==> flow/design.v <==
`timescale 1ns / 1ps
module debounce(pb_debounced, pb, clk);
    output pb_debounced;
    input pb;
    input clk;
    reg [3:0] DFF;
    always @(posedge clk) begin
        DFF[3:1] <= DFF[2:0];
        DFF[0] <= pb;
    end
    assign pb_debounced = (DFF == 4'b1111) ? 1'b1 : 1'b0;
endmodule
module button(clk, btn, rst_n);
    input clk;
    input btn;
    output reg rst_n;
    always @(posedge clk) begin
        rst_n <= ~btn;
    end
endmodule
module one_pulse(clk, signal, op);
    input clk;
    input signal;
    output reg op;
    reg delay;
    always @(posedge clk) begin
        if (signal == 1'b1 && delay == 1'b0)
            op <= 1'b1;
        else
            op <= 1'b0;
        delay <= signal;
    end
endmodule
`timescale 1ns / 1ps
module clock_divider(
    input clk,
    input rst_n,
    input [31:0] num,
    output reg clk_div
    );
    reg [31:0] count;
    wire enough;
    assign enough = count >= num - 32'd1;
    always @(posedge clk) begin
        if (~rst_n || !enough) begin
            clk_div <= 1'b0;
        end else begin            
            clk_div <= 1'b1;
        end
        if (~rst_n || enough) begin
            count <= 32'd0;
        end else begin            
            count <= count + 32'd1;
        end
    end
endmodule
`timescale 1ns / 1ps
module pulse_wave_gen(
    input clk,
    input rst,
    input sample_tick,
    input [15:0]wave_length,  
    input [6:0]amplitude,
    input [5:0] duty,
    output [7:0]out
    );
    wire [15:0] high_length;
    wire [15:0] low_length;
    assign high_length = (wave_length * duty) >> 6;
    assign low_length = wave_length - high_length;
    wire state_transition;
    reg state;
    reg [15:0]sample_count;
    parameter up = 1'b0;
    parameter down = 1'b1;
    always @(posedge clk) begin
        if (state_transition || ~rst) begin
            sample_count <= 16'd0;
        end else begin
            if (sample_tick) 
                sample_count <= sample_count + 16'd1;
            else
                sample_count <= sample_count;
        end
        if (~rst) begin
            state <= up;
        end else begin
            if (state_transition)
                state <= ~state;
            else
                state <= state;
        end
    end
    assign state_transition = (sample_count >= high_length && state == up) || (sample_count >= low_length && state == down);
    assign out = (state == down)? (8'd127 - amplitude) : (8'd127 + amplitude);
endmodule
`timescale 1ns / 1ps
module triangle_wave_gen(
    input clk,
    input rst,
    input sample_tick,
    input [15:0]wave_length,  
    input [6:0]amplitude,
    output [7:0]out
    );
    wire [15:0] first_half_length;
    wire [15:0] second_half_length;
    assign first_half_length = wave_length >> 1;
    assign second_half_length = wave_length - first_half_length;
    wire state_transition;
    reg state;
    reg [15:0]sample_count;
    parameter up = 1'b0;
    parameter down = 1'b1;
    always @(posedge clk) begin
        if (state_transition || ~rst) begin
            sample_count <= 16'd0;
        end else begin
            if (sample_tick) 
                sample_count <= sample_count + 16'd1;
            else
                sample_count <= sample_count;
        end
        if (~rst) begin
            state <= up;
        end else begin
            if (state_transition)
                state <= ~state;
            else
                state <= state;
        end
    end
    assign state_transition = (sample_count >= first_half_length && state == up) || (sample_count >= second_half_length && state == down);
    assign out = (state == up)? (sample_count * amplitude * 2 / first_half_length) + (8'd127 - amplitude) : ((second_half_length - sample_count)* amplitude * 2 / second_half_length) + (8'd127 - amplitude);
endmodule
`timescale 1ns / 1ps
module AD_envelope_gen(
    input clk,
    input rst,
    input sample_tick,
    input [15:0]attack_time,
    input [15:0]decay_time,
    input [6:0] amplitude,
    input note_pressed,
    output [7:0]envelope
    );
    wire note_start;
    one_pulse op1(clk, note_pressed, note_start);
    wire state_transition;
    reg [15:0] sample_count;
    reg [1:0] state;
    wire [1:0] next_state;
    parameter attack = 2'd0;
    parameter decay = 2'd1;
    parameter idle = 2'd2;
    assign state_transition = (sample_count >= attack_time && state == attack) || (sample_count >= decay_time && state == decay) || note_start;
    assign next_state = note_start ? attack : (state + 2'd1);
    always @(posedge clk) begin
        if (~rst) begin
            state <= idle;
        end else begin
            if (state_transition)
                state <= next_state;
            else
                state <= state;
        end
        if (~rst || state_transition) begin
            sample_count <= 16'd0;
        end else begin
            if (sample_tick) begin
                sample_count <= sample_count + 16'd1;
            end else begin
                sample_count <= sample_count;
            end
        end
    end
    reg [11:0] ve;
    always @(posedge clk) begin
        if (~rst) begin
            ve <= 8'd0;
        end else begin
            if (sample_tick) begin
                if (state == attack)
                    ve <= amplitude * sample_count / attack_time;
                else if (state == decay)
                    ve <= amplitude * (decay_time - sample_count) / decay_time;
                else
                    ve <= 8'd0;
            end else begin
                ve <= ve;
            end
        end
    end
    assign envelope = ve > 8'd255 ? 8'd255 : ve[7:0];
endmodule
`timescale 1ns / 1ps
module noise_gen(
    input clk,
    input rst,
    input clk_div,
    input [6:0] amplitude,
    output [7:0] out
    );
    reg [7:0] noise;
    always @(posedge clk) begin
        if (~rst) begin
            noise <= 8'd27;
        end else begin
            if (clk_div) begin
                noise[7] <= noise[6];
                noise[6] <= noise[5];
                noise[5] <= noise[4];
                noise[4] <= noise[3];
                noise[3] <= noise[2];
                noise[2] <= noise[1];
                noise[1] <= noise[0];
                noise[0] <= noise[3] ^ noise[7];
            end else begin
                noise <= noise;
            end
        end
    end
    assign out = ((noise * amplitude) / 16'd127) + 8'd127 - amplitude;
endmodule
`timescale 1ns / 1ps
module mixer(
    input clk,
    input rst,
    input sample_tick,
    input [7:0] in0,
    input [7:0] in1,
    input [7:0] in2,
    input [7:0] in3,
    output reg [7:0] out
    );
    reg [9:0] mixed_value;
    wire [7:0] next_value;
    wire [9:0] sum;
    assign sum = ((in0 + in1) + (in2 + in3));
    always @(posedge clk) begin
        if (~rst) begin
            mixed_value <= 10'd0;
            out <= 8'd127;
        end else begin
            mixed_value <= (sum > 10'd381)? sum - 10'd381 : 10'd0;
            out <= sample_tick ? next_value : out;
        end
    end
    assign next_value = (mixed_value > 10'd255)? 8'd255 : mixed_value[7:0];    
endmodule
`timescale 1ns / 1ps
module PWM_gen (
    input clk,
    input rst,
    input [7:0] duty,
    output reg PWM
);
reg [7:0] count;
always @(posedge clk) begin
    if (~rst) begin
        count <= 8'd0;
        PWM <= 1'b0;
    end else begin
        count <= count + 8'd1;
        if(count < duty)
            PWM <= 1'b1;
        else
            PWM <= 1'b0;
    end
end
endmodule
`timescale 1ns / 1ps
module synth_top(
    input clk,
    input rst,
    input btnL,
    input [15:0] sw,
    output [3:0] led,
	output pmod_1,	 
	output pmod_2,	 
	output pmod_4	 
    );
    wire trigger_noise;
    debounce dn(trigger_noise, btnL, clk);
    assign led = sw[3:0];
    assign pmod_2 = 1'd1;	 
    assign pmod_4 = 1'd1;	 
    wire sample_tick;
    wire noise_tick;
    wire rst_n;
    button br(clk, rst, rst_n);
    clock_divider cd(
        clk,
        rst_n,
        16'd1024,
        sample_tick
    );
    clock_divider cdn(
        clk,
        rst_n,
        {16'd0, 16'b1110_1110_0110_0001},
        noise_tick
    );
    wire wnotecd, wnotecd2;
    clock_divider cdnote(
        clk,
        rst_n,
        32'd250_000,
        wnotecd
    );
    clock_divider cdnote2(
        clk,
        rst_n,
        32'd125_000,
        wnotecd2
    );
    reg [15:0] pulse1_wave_len;
    reg [15:0] pulse2_wave_len;
    reg [15:0] tri_wave_len;
    parameter [0:31] score_amp1 = 32'b1111_1111_1111_1111_0000_0000_0000_0000;
    parameter [0:31] score_amp2 = 32'b1000_0010_1000_0000_0000_0000_0000_0000;
    reg [4:0] score_ptr;
    always @(posedge clk) begin
        if (score_ptr == 5'd0) begin
            pulse2_wave_len <= 16'd148;
        end else begin
            pulse2_wave_len <= 16'd187;
        end
        if (~rst_n) begin
            tri_wave_len <= 16'd1493;
        end else begin
            if (wnotecd) begin
                if (tri_wave_len == 16'd747) begin
                    tri_wave_len <= 16'd1493;
                end else begin
                    tri_wave_len <= 16'd747;
                end
            end else begin
                tri_wave_len <= tri_wave_len;
            end
        end
        if (~rst_n) begin
            pulse1_wave_len <= 16'd373;
        end else begin
            if (wnotecd2) begin
                if (pulse1_wave_len == 16'd373) begin
                    pulse1_wave_len <= 16'd333;
                end else if (pulse1_wave_len == 16'd333) begin
                    pulse1_wave_len <= 16'd296;
                end else if (pulse1_wave_len == 16'd296) begin
                    pulse1_wave_len <= 16'd249;
                end else begin
                    pulse1_wave_len <= 16'd373;
                end
            end else begin
                pulse1_wave_len <= pulse1_wave_len;
            end
        end
        if (~rst_n) begin
            score_ptr <= 5'd0;
        end else begin
            if (wnotecd2) begin
                score_ptr <= score_ptr + 5'd1;
            end else begin
                score_ptr <= score_ptr;
            end
        end
    end
    wire [7:0] pulse1_out;
    wire [7:0] pulse2_out;
    wire [7:0] triangle_out;
    wire [7:0] noise_out;
    wire [7:0] mixer_out;
    pulse_wave_gen pwg1(
        .clk(clk),
        .rst(rst_n),
        .sample_tick(sample_tick),
        .wave_length(pulse1_wave_len),  
        .amplitude(7'd7 * score_amp1[score_ptr]),
        .duty(31),
        .out(pulse1_out)
    );
    pulse_wave_gen pwg2(
        .clk(clk),
        .rst(rst_n),
        .sample_tick(sample_tick),
        .wave_length(pulse2_wave_len),  
        .amplitude(7'd15 * score_amp2[score_ptr]),
        .duty(8),
        .out(pulse2_out)
    );
    triangle_wave_gen twg(
        .clk(clk),
        .rst(rst_n),
        .sample_tick(sample_tick),
        .wave_length(tri_wave_len),  
        .amplitude(127),
        .out(triangle_out)
    );
    wire [7:0] noise_envelope;
    AD_envelope_gen noise_ad(
    .clk(clk),
    .rst(rst_n),
    .sample_tick(sample_tick),
    .attack_time(200),
    .decay_time(5000),
    .amplitude(127),
    .note_pressed(trigger_noise),
    .envelope(noise_envelope)
    );
    noise_gen ng(
        .clk(clk),
        .rst(rst_n),
        .clk_div(noise_tick),
        .amplitude(noise_envelope),
        .out(noise_out)
    );
    reg [7:0] pulse1;
    reg [7:0] pulse2;
    reg [7:0] triangle;
    reg [7:0] noise;
    always @(posedge clk) begin
        if (sw[3])
            pulse1 <= pulse1_out;
        else
            pulse1 <= 8'd127;
        if (sw[2])
            pulse2 <= pulse2_out;
        else
            pulse2 <= 8'd127;
        if (sw[1])
            triangle <= triangle_out;
        else
            triangle <= 8'd127;
        if (sw[0])
            noise <= noise_out;
        else
            noise <= 8'd127;
    end
    mixer mx(
        .clk(clk),
        .rst(rst_n),
        .sample_tick(sample_tick),
        .in0(pulse1),
        .in1(pulse2),
        .in2(triangle),
        .in3(noise),
        .out(mixer_out)
    );
    PWM_gen audio_out(
        .clk(clk),
        .rst(rst_n),
        .duty(mixer_out),
        .PWM(pmod_1)
    );
endmodule
==> Step by step through the tools: synth_top <==
What the tools print for synth_top, step after step.
Lines are those of the file above, counted from 1.
Operators carry their Yosys type and port widths (W data, S select, Z words).
Cell names lack the library's common part.
{ "setup": {"top_module": "synth_top", "clk_port": "clk", "cell_library": "sky130hd", "lib_corner": "tt_025C_1v80"} }

==> Elaborated design <==
Source: Yosys, flattened and elaborated, memories not mapped. Widths are those after wreduce. Registers that Yosys merges into a memory's read port (data or address) are not register bits. Print and check cells do not count. Equal cells are merged and count once.
{ "word_totals": {"ff_bits": 332, "input_bits": 19} }
{ "op_classes": {"add_sub_neg": 27, "mul": 8, "n_div": 5, "compare": 16, "eq_ne": 6, "n_shift": 2, "mux": 20, "bitwise": 7, "reduce_logical": 33} }
{ "ops": {"columns": ["cell", "n"], "rows": [
  ["$div A32 B16 Y32", 1],
  ["$div A32 B15 Y32", 1],
  ["$mul A32 B7 Y31 const B", 1],
  ["$mul A7 B16 Y16 const A", 2],
  ["$div A16 B13 Y16 const B", 1],
  ["$mul A16 B7 Y23 const B", 1],
  ["$div A16 B8 Y16 const B", 1],
  ["$add A32 B1 Y32 const B", 4],
  ["$div A16 B7 Y16 const B", 1],
  ["$mul A8 B7 Y15", 1],
  ["$mul A16 B5 Y16 const B", 1],
  ["$add A16 B1 Y16 const B", 4],
  ["$shiftx A32 B6 Y1 const A", 2],
  ["$ge A16 B16 Y1", 3],
  ["$eq A16 B9 Y1 const B", 3],
  ["$ge A32 B10 Y1 const B", 1],
  ["$ge A32 B16 Y1 const B", 1],
  ["$ge A32 B17 Y1 const B", 1],
  ["$ge A32 B18 Y1 const B", 1],
  ["$mux W8", 4],
  ["$mux W9", 3],
  ["$mux W12", 2],
  ["$add A8 B8 Y9", 2],
  ["$logic_or A1 B1 Y1", 17],
  ["$sub A16 B16 Y17", 1],
  ["$sub A13 B16 Y16 const A", 1],
  ["$sub A16 B10 Y16", 1],
  ["$ge A16 B10 Y1", 1]
]} }
Other operator kinds: 39; their cells: 61.

==> Logic depth <==
Depth = most cells in a row (Yosys ltp): at word level without a register or memory, in the mapped netlist without a sequential cell, where the memories' decode and read muxes count.
{ "logic_depth": {"word_depth": 6, "abc_area": 0, "mapped_depth": 502, "mapped_depth_nobuf": 467} }

==> After synthesis <==
The flow's flattened synthesis, as Yosys stat reports it; memories are mapped. The netlist is that of the ABC_AREA named above (0 if unset); the other value can give another one.
{ "mapped": {"cells": 6403, "mapped_area_um2": 51099.0, "seq_area_um2": 5825.6, "ffs": 291, "n_buf": 158} }
{ "by_type": {"columns": ["type", "n", "area_total_um2"], "rows": [
  ["ha_1", 783, 9.8E+03],
  ["dfxtp_1", 291, 5.83E+03],
  ["fa_1", 240, 4.8E+03],
  ["xnor2_1", 309, 2.71E+03],
  ["o21a_1", 266, 2E+03],
  ["nand2_1", 529, 1.99E+03],
  ["a21oi_1", 385, 1.93E+03],
  ["nor2_1", 479, 1.8E+03],
  ["inv_1", 475, 1782.96],
  ["nor3_1", 296, 1.48E+03],
  ["xor2_1", 166, 1.45E+03],
  ["o21ai_0", 236, 1.18E+03],
  ["o31ai_1", 147, 1.1E+03],
  ["mux2_2", 86, 968.429],
  ["a21o_1", 127, 953.414],
  ["nand3_1", 123, 615.59],
  ["mux2i_1", 60, 600.576],
  ["nor2b_1", 89, 556.784]
]} }
Not listed: further types 110, cells in them 1316.
By module: a second synthesis without flattening, with its own total; a netlist apart from the flattened one above.
{ "unflattened": {"cells_unflattened": 9683, "hier_area_um2": 75215.9} }
Rows give one instance, submodules left out.
{ "by_module": {"columns": ["mod", "n_inst", "cells", "area_um2"], "rows": [
  ["triangle_wave_gen", 1, 4647, 33728.6],
  ["AD_envelope_gen", 1, 1855, 14350.0],
  ["clock_divider", 4, 316, 2687.6],
  ["pulse_wave_gen", 2, 488, 4102.7],
  ["noise_gen", 1, 537, 4264.1],
  ["mixer", 1, 193, 1657.8],
  ["synth_top", 1, 145, 1594.0],
  ["PWM_gen", 1, 56, 499.2],
  ["debounce", 1, 5, 88.8],
  ["one_pulse", 1, 3, 53.8],
  ["button", 1, 2, 23.8]
]} }

==> Worst setup path after synthesis <==
Path of least setup slack by OpenSTA after synthesis, without wires, with an ideal clock, recovery checks aside; 20% of the period is set as input and as output delay. Where synthesis merged equal registers, the netlist keeps one of their names.
{ "synth_timing": {"path_type": "reg-to-reg", "startpoint": "register twg.state", "endpoint": "register triangle[0]", "tclk_ps": 100000, "arrival_time_ps": 100120, "required_time_ps": 99853, "slack_ps": -267, "path_delay_ps": 100267, "driving_pins": 471, "synth_period_reached_ps": 100267} }
"path_delay_ps" is the arrival time less input delay plus setup time.
"driving_pins": output pins that drive a net of the path, with the launching flip-flop's if there is one; two outputs of one cell count as two.
"synth_period_reached_ps" = period - worst setup slack (recovery checks aside). The figure is calculated, with input and output delays left at 20% of the set period.
A register here has more assigning lines than the two given.
{ "synth_between": {"cell_sequence": "dfxtp_1 buf_2 clkbuf_1 clkbuf_1 clkbuf_1 buf_1 buf_1 clkbuf_1 mux2i_1 ha_1 o21a_1 o21ai_0 or3_1 o211ai_1 ha_1 o211ai_1 a31oi_1 o21a_1 (+435 left out) a21oi_1 nor2b_1 o21ai_0 nand2b_1 a21oi_1 nor2b_1 o21ai_0 nand2b_1 a21oi_1 nor2b_1 o21ai_0 nand2b_1 a211oi_1 nand4_1 nor2_1 nand3_1 a2111oi_0 o2111ai_1", "cells_between": 1, "cone_classes": "mux (1)"} }
{ "synth_rtl": {"columns": ["item", "line_no", "source"], "rows": [
  ["start: declaration", 111, "reg state;"],
  ["start: assignment", 125, "state <= up;"],
  ["start: assignment", 128, "state <= ~state;"],
  ["end: assignment", 432, "triangle <= triangle_out;"],
  ["end: assignment", 434, "triangle <= 8'd127;"],
  ["end: declaration", 420, "reg [7:0] triangle;"]
]} }
Chain of elaborated cells between the ends: none given.

==> Worst path after layout <==
Path of least setup slack in the final report of run 1 (OpenROAD, finished layout, wires in). Where an end is a register, its clock arrival counts in the times.
The report prints the path's times to 10 ps; the period is as set.
{ "layout_timing": {"path_type": "reg-to-reg", "startpoint": "register tri_wave_len[8]", "endpoint": "register triangle[0]", "tclk_ps": 100000, "arrival_time_ps": 94080, "required_time_ps": 100360, "slack_ps": 6290, "driving_pins": 468} }
The rows between start and end are the longest chain of elaborated cells between them; the timing report does not say that the signal goes this way. Where chains are equally long, one stands for them.
A line is the first line of the expression or statement that the cell stems from. Yosys adds cells for indexed reads and writes and turns some case tables into memories.
A register here has more assigning lines than the two given.
{ "layout_between": {"cell_sequence": "dfxtp_2 clkinvlp_4 buf_4 ha_2 ha_1 a211oi_2 o21ai_2 o311ai_2 buf_4 nand2_4 ha_1 nor3_1 a21oi_1 ha_1 o21a_1 o21ai_1 or2_2 a21o_1 (+432 left out) nor2b_1 o21ai_0 nand2b_1 a21oi_1 nor2b_1 o21ai_0 nand2b_1 a21oi_1 nor2b_1 o21ai_0 nand2b_1 a211oi_1 buf_4 nand4_1 nor2_1 nand3_1 a2111oi_4 o2111ai_2", "elab_chain_len": 5, "cells_between": 6, "cone_classes": "add/sub (2); mul (1); div (2); mux (1)"} }
{ "layout_rtl": {"columns": ["item", "line_no", "source"], "rows": [
  ["start: declaration", 319, "reg [15:0] tri_wave_len;"],
  ["start: assignment", 330, "tri_wave_len <= 16'd1493;"],
  ["start: assignment", 339, "tri_wave_len <= tri_wave_len;"],
  ["$sub A16 B15 Y16", 109, "assign second_half_length = wave_length - first_half_length;"],
  ["$sub A16 B16 Y17", 134, "assign out = (state == up)? (sample_count * amplitude * 2 / first_half_length) + (8'd127 - amplitude) : ((seco ..."],
  ["$mul A32 B7 Y31", 134, null],
  ["$div A32 B16 Y32", 134, null],
  ["$mux W8", 134, null],
  ["end: assignment", 432, "triangle <= triangle_out;"],
  ["end: assignment", 434, "triangle <= 8'd127;"],
  ["end: declaration", 420, "reg [7:0] triangle;"]
]} }

## Implementation results

Settings and measured results of 2 stored flow runs for module synth_top (sky130hd), not sorted in any way. The constraints put input and output delay at 20% of the set period each and load the outputs with 0.01 pF.
"period_reached_ps": clock period set for the run, less the worst setup slack. It is reckoned from that one timing run; input and output delays stay at 20% of the period that was set.
"worst_path_ps" = time allowed to the worst setup path (clock period - input delay - output delay, where it has them) - its slack; a late launch clock adds to it, a late capture clock takes from it.
"total_power_mw" is the tool's figure for a default switching activity; nothing was simulated.
"worst_path_ps" is known to 10 ps.
[
  {
    "run": "run 1",
    "settings": { "CORE_UTILIZATION": 40, "period_ns": 100.0, "CAP_MARGIN": 20, "CORE_MARGIN": 2, "SLEW_MARGIN": 20 },
    "results": { "worst_path_ps": 93710, "critical_path_kind": "reg-to-reg", "fin_hold_ws_ps": 346, "finalUtil_frac": 0.447, "final_setup_tns_ps": 0, "period_reached_ps": 93712, "final_setup_ws_ps": 6288, "yosys.chip_area_um2": 51099.0, "finish.stdcell_area_um2": 56820.7, "die_area_um2": 130621.0, "total_power_mw": 1.340 }
  },
  {
    "run": "run 2",
    "settings": { "CELL_PAD_IN_SITES_GLOBAL_PLACEMENT": 3, "CORE_MARGIN": 9, "CORE_UTILIZATION": 72, "CTS_CLUSTER_SIZE": 64, "GPL_TIMING_DRIVEN": 0, "HOLD_SLACK_MARGIN": -0.01, "MIN_ROUTING_LAYER": "met1", "PLACE_DENSITY_LB_ADDON": 0.22, "SETUP_SLACK_MARGIN": 5.0, "TNS_END_PERCENT": 100, "period_ns": 84.9, "CAP_MARGIN": 20, "SLEW_MARGIN": 20 },
    "outcome": "unfinished; error FLW-0024 in placement"
  }
]
